==> flow/design.v <==
`timescale 1ns / 1ps
module fft_4(
        input               clk,
        input               rst_n,
        input wire signed [ 15:0]                   x0_real, 
        input wire signed [ 15:0]                   x0_imag,
        input wire signed [ 15:0]                   x1_real,
        input wire signed [ 15:0]                   x1_imag,
        input wire signed [ 15:0]                   x2_real,
        input wire signed [ 15:0]                   x2_imag,
        input wire signed [ 15:0]                   x3_real,
        input wire signed [ 15:0]                   x3_imag,
        output reg signed [ 15:0]                   X0_real,
        output reg signed [ 15:0]                   X0_imag,
        output reg signed [ 15:0]                   X1_real,
        output reg signed [ 15:0]                   X1_imag,            
        output reg signed [ 15:0]                   X2_real,
        output reg signed [ 15:0]                   X2_imag,
        output reg signed [ 15:0]                   X3_real,
        output reg signed [ 15:0]                   X3_imag
    );
parameter W4_0_real = 16'h7FFF; 
parameter W4_0_imag = 16'h0000;
parameter W4_1_real = 16'h0000;
parameter W4_1_imag = 16'h8000; 
parameter W4_2_real = 16'h8000; 
parameter W4_2_imag = 16'h0000; 
parameter W4_3_real = 16'h0000;   
parameter W4_3_imag = 16'h7FFF; 
        reg signed [ 15:0]              s0_real;
        reg signed [ 15:0]              s0_imag;
        reg signed [ 15:0]              s1_real;
        reg signed [ 15:0]              s1_imag;
        reg signed [ 15:0]              s2_real;
        reg signed [ 15:0]              s2_imag;
        reg signed [ 15:0]              s3_real;
        reg signed [ 15:0]              s3_imag;
        reg signed [ 15:0]              r0_real;
        reg signed [ 15:0]              r0_imag;
        reg signed [ 15:0]              r1_real;
        reg signed [ 15:0]              r1_imag;
        reg signed [ 15:0]              r2_real;
        reg signed [ 15:0]              r2_imag;
        reg signed [ 15:0]              r3_real;
        reg signed [ 15:0]              r3_imag;       
always @(posedge clk or negedge rst_n) begin
    if(!rst_n)begin
        s0_real     <=      'h0;
        s0_imag     <=      'h0;      
        s1_real     <=      'h0;
        s1_imag     <=      'h0;
        s2_real     <=      'h0;
        s2_imag     <=      'h0;
        s3_real     <=      'h0;
        s3_imag     <=      'h0;
    end
    else begin
        s0_real     <=      x0_real + x1_real;
        s0_imag     <=      x0_imag + x1_imag;
        s1_real     <=      x0_real - x1_real;
        s1_imag     <=      x0_imag - x1_imag;  
        s2_real     <=      x2_real + x3_real;
        s2_imag     <=      x2_imag + x3_imag;
        s3_real     <=      x2_real - x3_real;
        s3_imag     <=      x2_imag - x3_imag;
    end
end
always@(posedge clk or negedge rst_n)begin
    if (!rst_n)begin
        r0_real     <=      'h0;      
        r0_imag     <=      'h0;
        r1_real     <=      'h0;
        r1_imag     <=      'h0;
        r2_real     <=      'h0;
        r2_imag     <=      'h0;
        r3_real     <=      'h0;
        r3_imag     <=      'h0;
    end
    else begin
        r0_real     <=      s0_real + s2_real;
        r0_imag     <=      s0_imag + s2_imag;
        r2_real     <=      s0_real - s2_real;
        r2_imag     <=      s0_imag - s2_imag;
        r1_real     <=      s1_real + s3_imag;
        r1_imag     <=      s1_imag - s3_real;
        r3_real     <=      s1_real - s3_imag;
        r3_imag     <=      s1_imag + s3_real;
    end
end
always@(posedge clk or negedge rst_n)begin
    if (!rst_n)begin
        X0_real    <=       'b0;    
        X0_imag    <=       'b0; 
        X1_real    <=       'b0; 
        X1_imag    <=       'b0; 
        X2_real    <=       'b0; 
        X2_imag    <=       'b0; 
        X3_real    <=       'b0; 
        X3_imag    <=       'b0;
    end
    else begin
        X0_real    <=       r0_real;
        X0_imag    <=       r0_imag;
        X1_real    <=       r1_real;
        X1_imag    <=       r1_imag;
        X2_real    <=       r2_real;
        X2_imag    <=       r2_imag;
        X3_real    <=       r3_real;
        X3_imag    <=       r3_imag;
        end
end
endmodule
From RTL to reports: fft_4 --
Tool output for the design above, in the order of the flow. Lines are those of the file above, counted from 1. The mark - stands for no value.
Set-up: design top fft_4, clock port clk, cell library sky130hd, corner tt_025C_1v80

After elaboration --
Source: Yosys, flattened and elaborated, memories not mapped. Widths are those after wreduce; folded enables and synchronous resets count as part of the registers. Registers that Yosys merges into a memory's read port (data or address) are not register bits. Print and check cells do not count. Equal cells are merged and count once.
Word-level totals: flip-flop bits (word level) 384, input port bits 130, elaborated cells 40
Operators by class: $add $sub $neg 16
Operator list (count):
- 16-bit adder | 8
- 16-bit subtractor | 8

Logic depth --
Depth = most cells in a row (Yosys ltp): at word level without a register or memory, in the mapped netlist without a sequential cell, where the memories' decode and read muxes count.
Logic depth: depth after elaboration 1, ABC_AREA 0, depth in mapped cells 10, mapped depth without buffers 10

Mapped cells and area --
The flow's flattened synthesis, as Yosys stat reports it; memories are mapped. The netlist is that of the ABC_AREA named above (0 if unset); the other value can give another one. The area totals of this step are shown rounded.
Synthesis totals: standard cells after synthesis 2093, synthesis area 21000 um2, area of sequential cells 9310 um2, flip-flop cells 372, buffers 80
Cells by type:
- sky130_fd_sc_hd__dfrtp_1 | count 372, area in all 9.31E+03 um2
- sky130_fd_sc_hd__ha_1 | count 240, area in all 3002.88 um2
- sky130_fd_sc_hd__xnor2_1 | count 162, area in all 1.42E+03 um2
- sky130_fd_sc_hd__a21oi_1 | count 191, area in all 955.917 um2
- sky130_fd_sc_hd__inv_1 | count 220, area in all 825.792 um2
- sky130_fd_sc_hd__nor2_1 | count 180, area in all 675.648 um2
- sky130_fd_sc_hd__xor2_1 | count 46, area in all 402.886 um2
- sky130_fd_sc_hd__fa_1 | count 16, area in all 320.307 um2
- sky130_fd_sc_hd__nand2b_1 | count 49, area in all 306.544 um2
- sky130_fd_sc_hd__o21ai_0 | count 58, area in all 290.278 um2
- sky130_fd_sc_hd__clkbuf_1 | count 67, area in all 251.491 um2
- sky130_fd_sc_hd__o21ai_1 | count 44, area in all 220.211 um2
- sky130_fd_sc_hd__o21bai_1 | count 29, area in all 217.709 um2
- sky130_fd_sc_hd__nand2_1 | count 57, area in all 213.955 um2
- sky130_fd_sc_hd__nor2b_1 | count 31, area in all 193.936 um2
- sky130_fd_sc_hd__a21o_1 | count 25, area in all 187.68 um2
- sky130_fd_sc_hd__o21a_1 | count 24, area in all 180.173 um2
- sky130_fd_sc_hd__nor3_1 | count 33, area in all 165.158 um2
Not listed: further types 62, cells in them 249.

Path before layout --
Path of least setup slack by OpenSTA after synthesis, without wires, with an ideal clock, recovery checks aside; 20% of the period is set as input and as output delay. Where synthesis merged equal registers, the netlist keeps one of their names.
Path post-synthesis: kind input-to-reg, start input port x0_real[0], end register s0_real[12], period 3500 ps, input delay 700 ps, time at the first pin 700 ps, data arrival time 2490 ps, required time 3363 ps, path slack 873 ps, path delay 1927 ps, stages on the path 9, period reached after synthesis 2627 ps
"path delay" = arrival - input delay + setup time. "stages on the path": output pins that drive a net of the path, with the launching flip-flop's if there is one; two outputs of one cell count as two. "period reached after synthesis" is the clock period less the worst setup slack; recovery checks do not enter. This is arithmetic on one report: input and output delays are still those of the set period (20% each). Between the ends stands the longest chain of elaborated cells between them, by number of cells; it is not shown to be the way that was timed. Of several equally long chains one is given. A line is the first line of the expression or statement that the cell stems from. Yosys adds cells for indexed reads and writes and turns some case tables into memories.
Between the ends, post-synthesis: path through sky130_fd_sc_hd__ha_1 -> sky130_fd_sc_hd__fa_1 -> sky130_fd_sc_hd__nand2b_1 -> sky130_fd_sc_hd__a221oi_1 -> sky130_fd_sc_hd__nor3b_1 -> sky130_fd_sc_hd__o41ai_2 -> sky130_fd_sc_hd__a21o_1 -> sky130_fd_sc_hd__a2111oi_0 -> sky130_fd_sc_hd__nor4_1, length of the longest elaborated chain 1, elaborated cells on any way between the ends 1, RTL lines with such cells 1, those cells by class add/sub (1)
Ends and longest elaborated chain, post-synthesis:
- start: declaration | line 5 | input wire signed [ 15:0]                   x0_real,
- 16-bit adder | line 58 | s0_real     <=      x0_real + x1_real;
- end: assignment | line 48 | s0_real     <=      'h0;
- end: assignment | line 58
- end: declaration | line 30 | reg signed [ 15:0]              s0_real;

Timing after layout --
Path of least setup slack in the final report of run 1 (OpenROAD, finished layout, wires in). Where an end is a register, its clock arrival counts in the times. The path's times are printed in steps of 10 ps; the period is the one set.
Path post-layout: kind reg-to-reg, start register s0_imag[5], end register r0_imag[14], period 2440 ps, time at the first pin 590 ps, data arrival time 2890 ps, required time 2850 ps, path slack -40 ps, stages on the path 9
Between the ends stands the longest chain of elaborated cells between them, by number of cells; it is not shown to be the way that was timed. Of several equally long chains one is given.
Between the ends, post-layout: path through sky130_fd_sc_hd__dfrtp_1 -> sky130_fd_sc_hd__ha_1 -> sky130_fd_sc_hd__a21oi_1 -> sky130_fd_sc_hd__o31ai_4 -> sky130_fd_sc_hd__a211oi_4 -> sky130_fd_sc_hd__a21oi_2 -> sky130_fd_sc_hd__buf_4 -> sky130_fd_sc_hd__nand3_1 -> sky130_fd_sc_hd__nand4_1, length of the longest elaborated chain 1, elaborated cells on any way between the ends 1, RTL lines with such cells 1, those cells by class add/sub (1)
Ends and longest elaborated chain, post-layout:
- start: declaration | line 31 | reg signed [ 15:0]              s0_imag;
- start: assignment | line 49 | s0_imag     <=      'h0;
- start: assignment | line 59 | s0_imag     <=      x0_imag + x1_imag;
- 16-bit adder | line 81 | r0_imag     <=      s0_imag + s2_imag;
- end: assignment | line 71 | r0_imag     <=      'h0;
- end: assignment | line 81
- end: declaration | line 39 | reg signed [ 15:0]              r0_imag;

Settings and measured results of 3 stored flow runs for module fft_4 (sky130hd), not sorted in any way. The constraints put input and output delay at 20% of the set period each and load the outputs with 0.01 pF.
"clock period reached" means the clock period less the worst setup slack. The figure is calculated, with input and output delays left at 20% of the set period.
"time of the worst setup path" = time allowed to the worst setup path (clock period - input delay - output delay, where it has them) - its slack; a late launch clock adds to it, a late capture clock takes from it.
By "total power of the final layout" is meant OpenSTA's value without simulated activity: inputs other than the clock are taken to toggle once in ten clock periods, and the tool carries that through the logic.
"time of the worst setup path" is known to 10 ps.
Values from the reports are rounded here.

* Run 1 | settings: ABC_AREA 0; CORE_MARGIN 5; CORE_UTILIZATION 44; CTS_CLUSTER_DIAMETER 163; CTS_CLUSTER_SIZE 73; GPL_ROUTABILITY_DRIVEN 0; MIN_ROUTING_LAYER met2; period_ns 2.44; CAP_MARGIN 20; SLEW_MARGIN 20 | results: post-synthesis cell area 21000 um2; utilization after layout 58.0 %; worst setup slack after layout -35 ps; worst hold slack in the final report 240 ps; clock period reached 2475 ps; total power of the final layout 25400 µW; total negative slack on setup checks -48 ps; time of the worst setup path 2480 ps; kind of the worst setup path reg-to-reg; area of the standard cells in the finished layout 27500 um2; die outline area 52200 um2
* Run 2 | settings: ABC_AREA 1; CAP_MARGIN 5; CORE_ASPECT_RATIO 0.56; CORE_MARGIN 2; CORE_UTILIZATION 40; CTS_CLUSTER_DIAMETER 109; CTS_CLUSTER_SIZE 35; HOLD_SLACK_MARGIN 0.13; MAX_ROUTING_LAYER met4; MIN_ROUTING_LAYER met1; TNS_END_PERCENT 75; period_ns 3.5; SLEW_MARGIN 20 | results: post-synthesis cell area 24500 um2; utilization after layout 46.4 %; worst setup slack after layout 1080 ps; worst hold slack in the final report 347 ps; clock period reached 2425 ps; total power of the final layout 17700 µW; total negative slack on setup checks 0 ps; time of the worst setup path 2420 ps; kind of the worst setup path reg-to-reg; area of the standard cells in the finished layout 27900 um2; die outline area 63400 um2
* Run 3 | settings: ABC_AREA 1; CAP_MARGIN 5; CELL_PAD_IN_SITES_DETAIL_PLACEMENT 2; CELL_PAD_IN_SITES_GLOBAL_PLACEMENT 1; CORE_ASPECT_RATIO 0.56; CORE_MARGIN 2; CORE_UTILIZATION 49; CTS_CLUSTER_DIAMETER 304; CTS_CLUSTER_SIZE 35; GPL_ROUTABILITY_DRIVEN 0; HOLD_SLACK_MARGIN 0.13; MAX_ROUTING_LAYER met4; MIN_ROUTING_LAYER met1; SLEW_MARGIN 15; TNS_END_PERCENT 75; period_ns 3.5 | stopped before the end: placement reported DPL-0033
